==> flow/design.v <==
module half_addr(
    input a,
    input b,
    output sum,
    output carry  
);
assign sum = a ^ b;
assign carry = a & b;
endmodule
module full_addr(
    input a,
    input b,
    input cin,  
    output sum,
    output carry  
);
assign sum = a ^ b ^ cin;
assign carry = (a & b) | (cin & (a ^ b));
endmodule
module i4_addr(
    input  [3:0] a,           
    input  [3:0] b,           
    input        cin,         
    input        valid_in,    
    output [3:0] sum,         
    output       group_g,     
    output       group_p,     
    output       ready_out    
);
wire [3:0] g, p;
assign g = a & b;           
assign p = a | b;           
wire c1, c2, c3;
assign c1 = g[0] | (p[0] & cin);
assign c2 = g[1] | (p[1] & g[0]) | (p[1] & p[0] & cin);
assign c3 = g[2] | (p[2] & g[1]) | (p[2] & p[1] & g[0]) | (p[2] & p[1] & p[0] & cin);
assign group_g = g[3] | (p[3] & g[2]) | (p[3] & p[2] & g[1]) | (p[3] & p[2] & p[1] & g[0]);
assign group_p = p[3] & p[2] & p[1] & p[0];
assign sum[0] = a[0] ^ b[0] ^ cin;
assign sum[1] = a[1] ^ b[1] ^ c1;
assign sum[2] = a[2] ^ b[2] ^ c2;
assign sum[3] = a[3] ^ b[3] ^ c3;
reg ready_out_reg;
always @(*) begin
    if (valid_in) begin
        ready_out_reg = 1'b1;
    end else begin
        ready_out_reg = 1'b0;
    end
end
assign ready_out = ready_out_reg;
endmodule
module i8_addr(
    input  [7:0] a,           
    input  [7:0] b,           
    input        cin,         
    input        valid_in,    
    output [7:0] sum,         
    output       group_g,     
    output       group_p,     
    output       ready_out    
);
wire [3:0] a_low  = a[3:0];
wire [3:0] a_high = a[7:4];
wire [3:0] b_low  = b[3:0];
wire [3:0] b_high = b[7:4];
wire c4;                
wire g_low, p_low;      
wire g_high, p_high;    
wire ready_low, ready_high;
i4_addr cla_low(
    .a(a_low), .b(b_low), .cin(cin), .valid_in(valid_in),
    .sum(sum[3:0]), .group_g(g_low), .group_p(p_low), .ready_out(ready_low)
);
i4_addr cla_high(
    .a(a_high), .b(b_high), .cin(c4), .valid_in(valid_in),
    .sum(sum[7:4]), .group_g(g_high), .group_p(p_high), .ready_out(ready_high)
);
assign c4 = g_low | (p_low & cin);
assign group_g = g_high | (p_high & g_low);
assign group_p = p_high & p_low;
assign ready_out = ready_low & ready_high;
endmodule
module i16_add(
    input  [15:0] a,          
    input  [15:0] b,          
    input        valid_in,    
    output [15:0] sum,        
    output       carry_out,   
    output       ready_out    
);
wire [7:0] a_low  = a[7:0];   
wire [7:0] a_high = a[15:8];  
wire [7:0] b_low  = b[7:0];
wire [7:0] b_high = b[15:8];
wire c0, c8;                
wire g_low, p_low;          
wire g_high, p_high;        
wire ready_low, ready_high; 
assign c0 = 1'b0;           
i8_addr cla_low_8bit(
    .a(a_low), .b(b_low), .cin(c0), .valid_in(valid_in),
    .sum(sum[7:0]), .group_g(g_low), .group_p(p_low), .ready_out(ready_low)
);
i8_addr cla_high_8bit(
    .a(a_high), .b(b_high), .cin(c8), .valid_in(valid_in),
    .sum(sum[15:8]), .group_g(g_high), .group_p(p_high), .ready_out(ready_high)
);
assign c8 = g_low | (p_low & c0);                   
assign carry_out = g_high | (p_high & g_low) | (p_high & p_low & c0);  
assign ready_out = ready_low & ready_high;
endmodule
module i16_sub(
    input  [15:0] a,          
    input  [15:0] b,          
    input        valid_in,    
    output [15:0] diff,       
    output       borrow_out,  
    output       ready_out    
);
wire [15:0] b_neg = ~b;  
wire [7:0] a_low  = a[7:0];
wire [7:0] a_high = a[15:8];
wire [7:0] b_low  = b_neg[7:0];
wire [7:0] b_high = b_neg[15:8];
wire c0, c8;               
wire g_low, p_low;         
wire g_high, p_high;       
wire ready_low, ready_high;
wire carry_result;
assign c0 = 1'b1;           
i8_addr cla_low_8bit(
    .a(a_low), .b(b_low), .cin(c0), .valid_in(valid_in),
    .sum(diff[7:0]), .group_g(g_low), .group_p(p_low), .ready_out(ready_low)
);
i8_addr cla_high_8bit(
    .a(a_high), .b(b_high), .cin(c8), .valid_in(valid_in),
    .sum(diff[15:8]), .group_g(g_high), .group_p(p_high), .ready_out(ready_high)
);
assign c8 = g_low | (p_low & c0);
assign carry_result = g_high | (p_high & g_low) | (p_high & p_low & c0);
assign borrow_out = ~carry_result;
assign ready_out = ready_low & ready_high;
endmodule
module i16_mul(
    input signed [15:0] a,    
    input signed [15:0] b,    
    input        valid_in,
    output signed [15:0] prod,  
    output       ready_out
);
wire sign_a = a[15];
wire sign_b = b[15];
wire sign_res = sign_a ^ sign_b;
wire [15:0] abs_a = sign_a ? (~a + 1'b1) : a;
wire [15:0] abs_b = sign_b ? (~b + 1'b1) : b;
reg [15:0] abs_prod;
integer i;
always @(*) begin
    abs_prod = 16'd0;
    for(i = 0; i < 16; i = i + 1) begin
        if(abs_b[i]) begin
            abs_prod = abs_prod + (abs_a << i);
        end
    end
end
assign prod = sign_res ? (~abs_prod + 1'b1) : abs_prod;
assign ready_out = valid_in;
endmodule
module i16_div(
    input signed [15:0] a,    
    input signed [15:0] b,    
    input        valid_in,
    output signed [15:0] quot,  
    output       ready_out
);
wire sign_a = a[15];
wire sign_b = b[15];
wire sign_res = sign_a ^ sign_b;
wire [15:0] abs_a = sign_a ? (~a + 1'b1) : a;
wire [15:0] abs_b = sign_b ? (~b + 1'b1) : b;
reg [15:0] abs_quot;
reg [31:0] temp_r;  
integer i;
always @(*) begin
    temp_r = 32'd0;
    if (abs_b == 0) begin
        abs_quot = 16'hFFFF;  
    end else begin
        abs_quot = 16'd0;
        temp_r = 32'd0;
        for(i = 15; i >= 0; i = i - 1) begin
            temp_r = temp_r << 1;
            temp_r[0] = abs_a[i];  
            if(temp_r >= {16'd0, abs_b}) begin
                temp_r = temp_r - {16'd0, abs_b};
                abs_quot[i] = 1'b1;
            end
        end
    end
end
assign quot = sign_res ? (~abs_quot + 1'b1) : abs_quot;
assign ready_out = valid_in;
endmodule
module calc(
    input clk,  
    input rst_n,  
    input [7:0] num,
    input [2:0] op,
    input start,
    output reg [15:0] result,
    output reg [15:0] display_val,  
    output [2:0] led_op,  
    output reg stop
);
reg [15:0] local_result;
reg local_stop;
localparam ADD = 3'd6;
localparam SUB = 3'd5;
localparam MUL = 3'd4;
localparam DIV = 3'd1;
localparam ENT = 3'd2;
localparam CLR = 3'd3;
reg [15:0] a, b;
reg [2:0] local_op;
assign led_op = local_op;  
wire [15:0] res_add, res_sub, res_mul, res_div;
i16_add u_add(.a(a), .b(b), .valid_in(1'b1), .sum(res_add), .carry_out(), .ready_out());
i16_sub u_sub(.a(a), .b(b), .valid_in(1'b1), .diff(res_sub), .borrow_out(), .ready_out());
i16_mul u_mul(.a(a), .b(b), .valid_in(1'b1), .prod(res_mul), .ready_out());
i16_div u_div(.a(a), .b(b), .valid_in(1'b1), .quot(res_div), .ready_out());
localparam S_INPUT_A = 2'b00;
localparam S_INPUT_B = 2'b01;
reg [2:0] state;
always @(posedge clk) begin
	if (~rst_n) begin
    	local_stop <= 0;
        a <= 0;
        b <= 0;
        local_result <= 0;
        display_val <= 0;
        local_op <= 0;
        state <= S_INPUT_A;
    end else begin
        if (~start&local_stop) begin
        local_stop <= 0;
        end else if (start&~local_stop) begin
            case (state)
            S_INPUT_A: begin
                if (op == CLR) begin
                    a <= 0; b <= 0; display_val <= 0; local_result <= 0; local_op <= 0;
                end else if (op == ADD || op == SUB || op == MUL || op == DIV) begin
                    local_op <= op;
                    b <= 0;
                    state <= S_INPUT_B;
                end else if (op == 0) begin
                    a <= a * 16'd10 + {8'd0, num};
                    display_val <= a * 16'd10 + {8'd0, num};
                end
            end
            S_INPUT_B: begin
                if (op == CLR) begin
                    a <= 0; b <= 0; display_val <= 0; local_result <= 0; local_op <= 0;
                    state <= S_INPUT_A;
                end else if (op == ENT) begin
                    case (local_op)
                    ADD: begin local_result <= res_add; display_val <= res_add; end
                    SUB: begin local_result <= res_sub; display_val <= res_sub; end
                    DIV: begin local_result <= res_div; display_val <= res_div; end
                    MUL: begin local_result <= res_mul; display_val <= res_mul; end
                    endcase
                    a <= 0;
                    local_op <= 0;  
                    state <= S_INPUT_A;
                end else if (op == 0) begin
                    b <= b * 16'd10 + {8'd0, num};
                    display_val <= b * 16'd10 + {8'd0, num};
                end
            end
            endcase
            local_stop <= 1;
        end
    end
end
always @(posedge clk) begin
    result <= local_result;
    stop <= local_stop;
end
endmodule
* Reports on calc
The steps from the RTL of calc to its reports follow in flow order. Lines are those of the file above, counted from 1. Library cell names are shortened. The mark n/a stands for no value.
Set-up: top module calc, clock port clk, library sky130hd, corner tt_025C_1v80

* Word level
Yosys after proc, flatten, opt, wreduce and memory -nomap, before mapping. Memory bits, and registers merged into a memory's read port (data or address), are not among the register bits. Print and check cells are not counted. Equal cells are merged and count once.
Cells by class: $add $sub $neg 36, $mul 2, magnitude comparators 16, eq/ne operators 23, multiplexer cells 110, bitwise logic cells 262, reductions and logical operators 14
Operators with widths (count):
- two-way mux 31 bit | 30
- two-way mux 16 bit | 35
- >= comparator 32 x 16 -> 1 bit | 15
- subtractor 31 x 16 -> 31 bit | 14
- adder 16 bit | 15
- parallel mux 16 bit (select 2 bit) | 4
- bitwise AND 1 bit | 106
- multiplier 16 x 3 -> 15 bit (second input constant) | 2
- bitwise OR 1 bit | 69
- adder 16 x 1 -> 16 bit (second input constant) | 4
- NOT 16 bit | 4
- parallel mux 16 bit (select 4 bit) | 1
- bitwise XOR 1 bit | 62
- adder 16 x 8 -> 16 bit | 2
- two-way mux 1 bit | 32
- bitwise AND 4 bit | 6
- bitwise OR 4 bit | 6
- AND reduction 6 bit | 4
- equality test 3 bit (second input constant) | 6
- inequality test 3 bit (second input constant) | 6
- two-way mux 3 bit | 6
- subtractor 1 x 16 -> 17 bit | 1
- >= comparator 1 x 16 -> 1 bit | 1
- zero test 16 bit | 1
- parallel mux 3 bit (select 2 bit) | 2
- equality test 3 x 1 -> 1 bit (second input constant) | 3
- inequality test 7 bit (second input constant) | 1
- AND reduction 7 bit | 1
Not listed: further kinds 12, cells in them 24.
Storage and ports: flip-flop bits (word level) 88, bits of input ports 14, output and inout port bits 36, word-level cells 472

* Depth
Longest topological path by Yosys (ltp), each cell counted once; first at word level (registers and memories cut), then after technology mapping (sequential cells cut; the memories' decode and read muxes count).
Depth: depth in word-level cells 58, ABC_AREA 1, mapped depth 343, mapped depth without buffers 304

* Synthesis result
Yosys stat after the flow's synthesis: flattened, memories mapped to cells. It holds for the ABC_AREA given above (unset counts as 0); a run with the other value may have another netlist. The area totals of this step are shown rounded.
Mapped netlist: cell count 5539, cell area after synthesis 33700 um^2, flip-flops 87
Cells by type:
- ha_1 | count 484, total area 6.06E+03 um^2
- nand2_1 | count 1258, total area 4.72E+03 um^2
- inv_1 | count 717, total area 2.69E+03 um^2
- o21ai_0 | count 446, total area 2.23E+03 um^2
- xor2_1 | count 244, total area 2137.05 um^2
- a21oi_1 | count 418, total area 2.09E+03 um^2
- nand3_1 | count 365, total area 1.83E+03 um^2
- dfxtp_1 | count 87, total area 1741.67 um^2
- nor2_1 | count 443, total area 1.66E+03 um^2
- xnor2_1 | count 128, total area 1.12E+03 um^2
- fa_1 | count 38, total area 760.73 um^2
- nand4_1 | count 103, total area 644.368 um^2
- nand2_2 | count 97, total area 606.832 um^2
- nand3_2 | count 55, total area 550.528 um^2
- o21bai_1 | count 58, total area 435.418 um^2
- buf_6 | count 31, total area 349.085 um^2
- or2_2 | count 43, total area 269.008 um^2
- nor3_1 | count 53, total area 265.254 um^2
Other cell types: 55; their cells: 471.

* Worst setup path after synthesis
OpenSTA on the mapped netlist: ideal clock, no wires. The path of least setup slack (recovery checks aside). Input and output delay are each 20% of the period. Register names are those of the netlist, which keeps one name where synthesis merged equal registers.
Timing path post-synthesis: path kind reg-to-reg, start point register b[0], end point register display_val[14], clock period 55.0 ns, library setup time 0.074 ns, time at the first pin 0.000 ns, data arrival time 46.768 ns, slack 8.158 ns, delay of the path 46.842 ns, driving pins on the path 328, buffers on the path 43, period reached after synthesis 46.842 ns
"delay of the path" = arrival - input delay + setup time. "driving pins on the path" counts driving pins, that of a launching flip-flop among them; a cell with two outputs on the path counts twice. "period reached after synthesis" = period - worst setup slack (recovery checks aside). The figure is calculated, with input and output delays left at 20% of the set period. The rows between start and end are the longest chain of elaborated cells between them; the timing report does not say that the signal goes this way. Where chains are equally long, one stands for them. A line is the first line of the expression or statement that the cell stems from. Yosys adds cells for indexed reads and writes and turns some case tables into memories. At most two assigning lines are given for a register; there are more.
Between the ends, post-synthesis: cells stage by stage dfxtp_1 inv_1 ha_1 nand2_1 o21ai_1 inv_1 clkbuf_1 clkbuf_1 ha_1 nand2_1 nand2_2 inv_1 ha_1 a21oi_1 o21ai_1 a21oi_1 o21ai_0 a21oi_4 [... 292 more ...] nand4_1 o2111a_1 a21boi_0 o311ai_0 nor4_1 ha_1 nand3_1 o21ai_1 nand2_1 a21oi_1 o21ai_1 inv_1 a21oi_1 nand3b_1 o2111ai_1 a21boi_1 o211ai_1 a31oi_1, length of the longest elaborated chain 58, elaborated cells between the ends (all ways) 163, classes of those cells add/sub: 34; mul: 1; compare: 16; mux: 84; logic: 27; reduce/logical: 1
Ends and longest elaborated chain, post-synthesis:
- from (decl) | line 224 | reg [15:0] a, b;
- from (assign) | line 239 | b <= 0;
- from (assign) | line 276 | b <= b * 16'd10 + {8'd0, num};
- NOT 16 bit | line 181 | wire [15:0] abs_b = sign_b ? (~b + 1'b1) : b;
- adder 16 x 1 -> 16 bit | line 181
- two-way mux 16 bit | line 181
- subtractor 1 x 16 -> 17 bit | line 196 | temp_r = temp_r - {16'd0, abs_b};
- two-way mux 31 bit | line 195 | if(temp_r >= {16'd0, abs_b}) begin
- two-way mux 31 bit | line 187 | if (abs_b == 0) begin
- >= comparator 32 x 16 -> 1 bit | line 195
- [... 44 more ...]
- NOT 16 bit | line 202 | assign quot = sign_res ? (~abs_quot + 1'b1) : abs_quot;
- adder 16 x 1 -> 16 bit | line 202
- two-way mux 16 bit | line 202
- parallel mux 16 bit (select 4 bit) | line 266 | case (local_op)
- two-way mux 16 bit | line 265 | end else if (op == ENT) begin
- two-way mux 16 bit | line 262 | if (op == CLR) begin
- parallel mux 16 bit (select 2 bit) | line 248 | case (state)
- to (assign) | line 258 | display_val <= a * 16'd10 + {8'd0, num};
- to (assign) | line 267 | ADD: begin local_result <= res_add; display_val <= res_add; end
- to (decl) | line 212 | output reg [15:0] display_val,

* Timing after layout
Path of least setup slack in the final report of flow run A (OpenROAD, finished layout, wires in). Where an end is a register, its clock arrival counts in the times.
Timing path post-layout: path kind reg-to-reg, start point register a[1], end point register local_result[8], clock period 55.0 ns, library setup time 0.07 ns, time at the first pin 0.36 ns, data arrival time 49.41 ns, slack 5.88 ns, driving pins on the path 292, buffers on the path 2
The rows between start and end are the longest chain of elaborated cells between them; the timing report does not say that the signal goes this way. Where chains are equally long, one stands for them. At most two assigning lines are given for a register; there are more.
Between the ends, post-layout: cells stage by stage dfxtp_1 nor3_2 nand3_1 nor3_1 inv_1 nor3_1 inv_1 nor3_2 nand3_1 ha_1 nor2_1 nand2_1 nor2_2 nand4_1 nor2_2 nand3_2 nand2_4 nand2_2 [... 256 more ...] o21ai_0 a21oi_1 o21ai_0 nand4_1 o2111a_1 a21boi_0 o311ai_0 nor4_2 ha_1 nand3_1 o21ai_1 nand2_1 o21ai_0 nand3_1 o2111ai_1 o21ai_0 or2_2 a21oi_1, length of the longest elaborated chain 58, elaborated cells between the ends (all ways) 146, classes of those cells add/sub: 33; compare: 16; mux: 71; logic: 26
Ends and longest elaborated chain, post-layout:
- from (decl) | line 224 | reg [15:0] a, b;
- from (assign) | line 238 | a <= 0;
- from (assign) | line 257 | a <= a * 16'd10 + {8'd0, num};
- NOT 16 bit | line 180 | wire [15:0] abs_a = sign_a ? (~a + 1'b1) : a;
- adder 16 x 1 -> 16 bit | line 180
- two-way mux 16 bit | line 180
- subtractor 1 x 16 -> 17 bit | line 196 | temp_r = temp_r - {16'd0, abs_b};
- two-way mux 31 bit | line 195 | if(temp_r >= {16'd0, abs_b}) begin
- two-way mux 31 bit | line 187 | if (abs_b == 0) begin
- >= comparator 32 x 16 -> 1 bit | line 195
- [... 44 more ...]
- NOT 16 bit | line 202 | assign quot = sign_res ? (~abs_quot + 1'b1) : abs_quot;
- adder 16 x 1 -> 16 bit | line 202
- two-way mux 16 bit | line 202
- parallel mux 16 bit (select 4 bit) | line 266 | case (local_op)
- two-way mux 16 bit | line 265 | end else if (op == ENT) begin
- two-way mux 16 bit | line 262 | if (op == CLR) begin
- parallel mux 16 bit (select 2 bit) | line 248 | case (state)
- to (assign) | line 267 | ADD: begin local_result <= res_add; display_val <= res_add; end
- to (assign) | line 268 | SUB: begin local_result <= res_sub; display_val <= res_sub; end
- to (decl) | line 216 | reg [15:0] local_result;

Top module calc; platform sky130hd; tools Yosys and OpenROAD; 4 stored runs in no particular order. Input and output delays are each 20% of the period that was set; the output load is 0.01 pF.
By "achieved clock period" is meant the clock period of the run minus its worst setup slack. This is arithmetic on one report: input and output delays are still those of the set period (20% each).
The measured numbers are rounded.
[flow run A] settings: ABC_AREA=1, CAP_MARGIN=20, CELL_PAD_IN_SITES_DETAIL_PLACEMENT=1, CELL_PAD_IN_SITES_GLOBAL_PLACEMENT=3, CORE_UTILIZATION=23, CTS_CLUSTER_DIAMETER=84, GPL_ROUTABILITY_DRIVEN=0, HOLD_SLACK_MARGIN=0.03, PLACE_DENSITY=0.38, SETUP_SLACK_MARGIN=0.16, period_ns=55.0, CORE_MARGIN=2, SLEW_MARGIN=20
[flow run A] result: chip area after synthesis (Yosys) 33700 um^2, die area 150000 um^2, utilization 25.2 %, worst setup slack after layout 5.88 ns, worst hold slack 0.354 ns, achieved clock period 49.118 ns
[flow run B] settings: ABC_AREA=1, CAP_MARGIN=20, CELL_PAD_IN_SITES_DETAIL_PLACEMENT=2, CELL_PAD_IN_SITES_GLOBAL_PLACEMENT=3, CORE_UTILIZATION=23, CTS_CLUSTER_DIAMETER=84, GPL_ROUTABILITY_DRIVEN=0, HOLD_SLACK_MARGIN=0.03, PLACE_DENSITY=0.38, SETUP_SLACK_MARGIN=0.16, period_ns=55.0, CORE_MARGIN=2, SLEW_MARGIN=20
[flow run B] result: chip area after synthesis (Yosys) 33700 um^2, die area 150000 um^2, utilization 25.3 %, worst setup slack after layout 5.97 ns, worst hold slack 0.354 ns, achieved clock period 49.032 ns
[flow run C] settings: CORE_UTILIZATION=40, PLACE_DENSITY=0.6, period_ns=52.6, CAP_MARGIN=20, CORE_MARGIN=2, SLEW_MARGIN=20
[flow run C] result: chip area after synthesis (Yosys) 32600 um^2, die area 83700 um^2, utilization 47.7 %, worst setup slack after layout 2.56 ns, worst hold slack 0.356 ns, achieved clock period 50.045 ns
[flow run D] settings: CAP_MARGIN=0, CELL_PAD_IN_SITES_DETAIL_PLACEMENT=1, CELL_PAD_IN_SITES_GLOBAL_PLACEMENT=1, CORE_ASPECT_RATIO=1.47, CORE_MARGIN=9, CORE_UTILIZATION=40, MAX_ROUTING_LAYER=met5, MIN_ROUTING_LAYER=met2, PLACE_DENSITY=0.6, TNS_END_PERCENT=15, period_ns=70.1, SLEW_MARGIN=20
[flow run D] result: chip area after synthesis (Yosys) 32600 um^2, die area 92200 um^2, utilization 43.3 %, worst setup slack after layout 6.18 ns, worst hold slack 0.350 ns, achieved clock period 63.921 ns
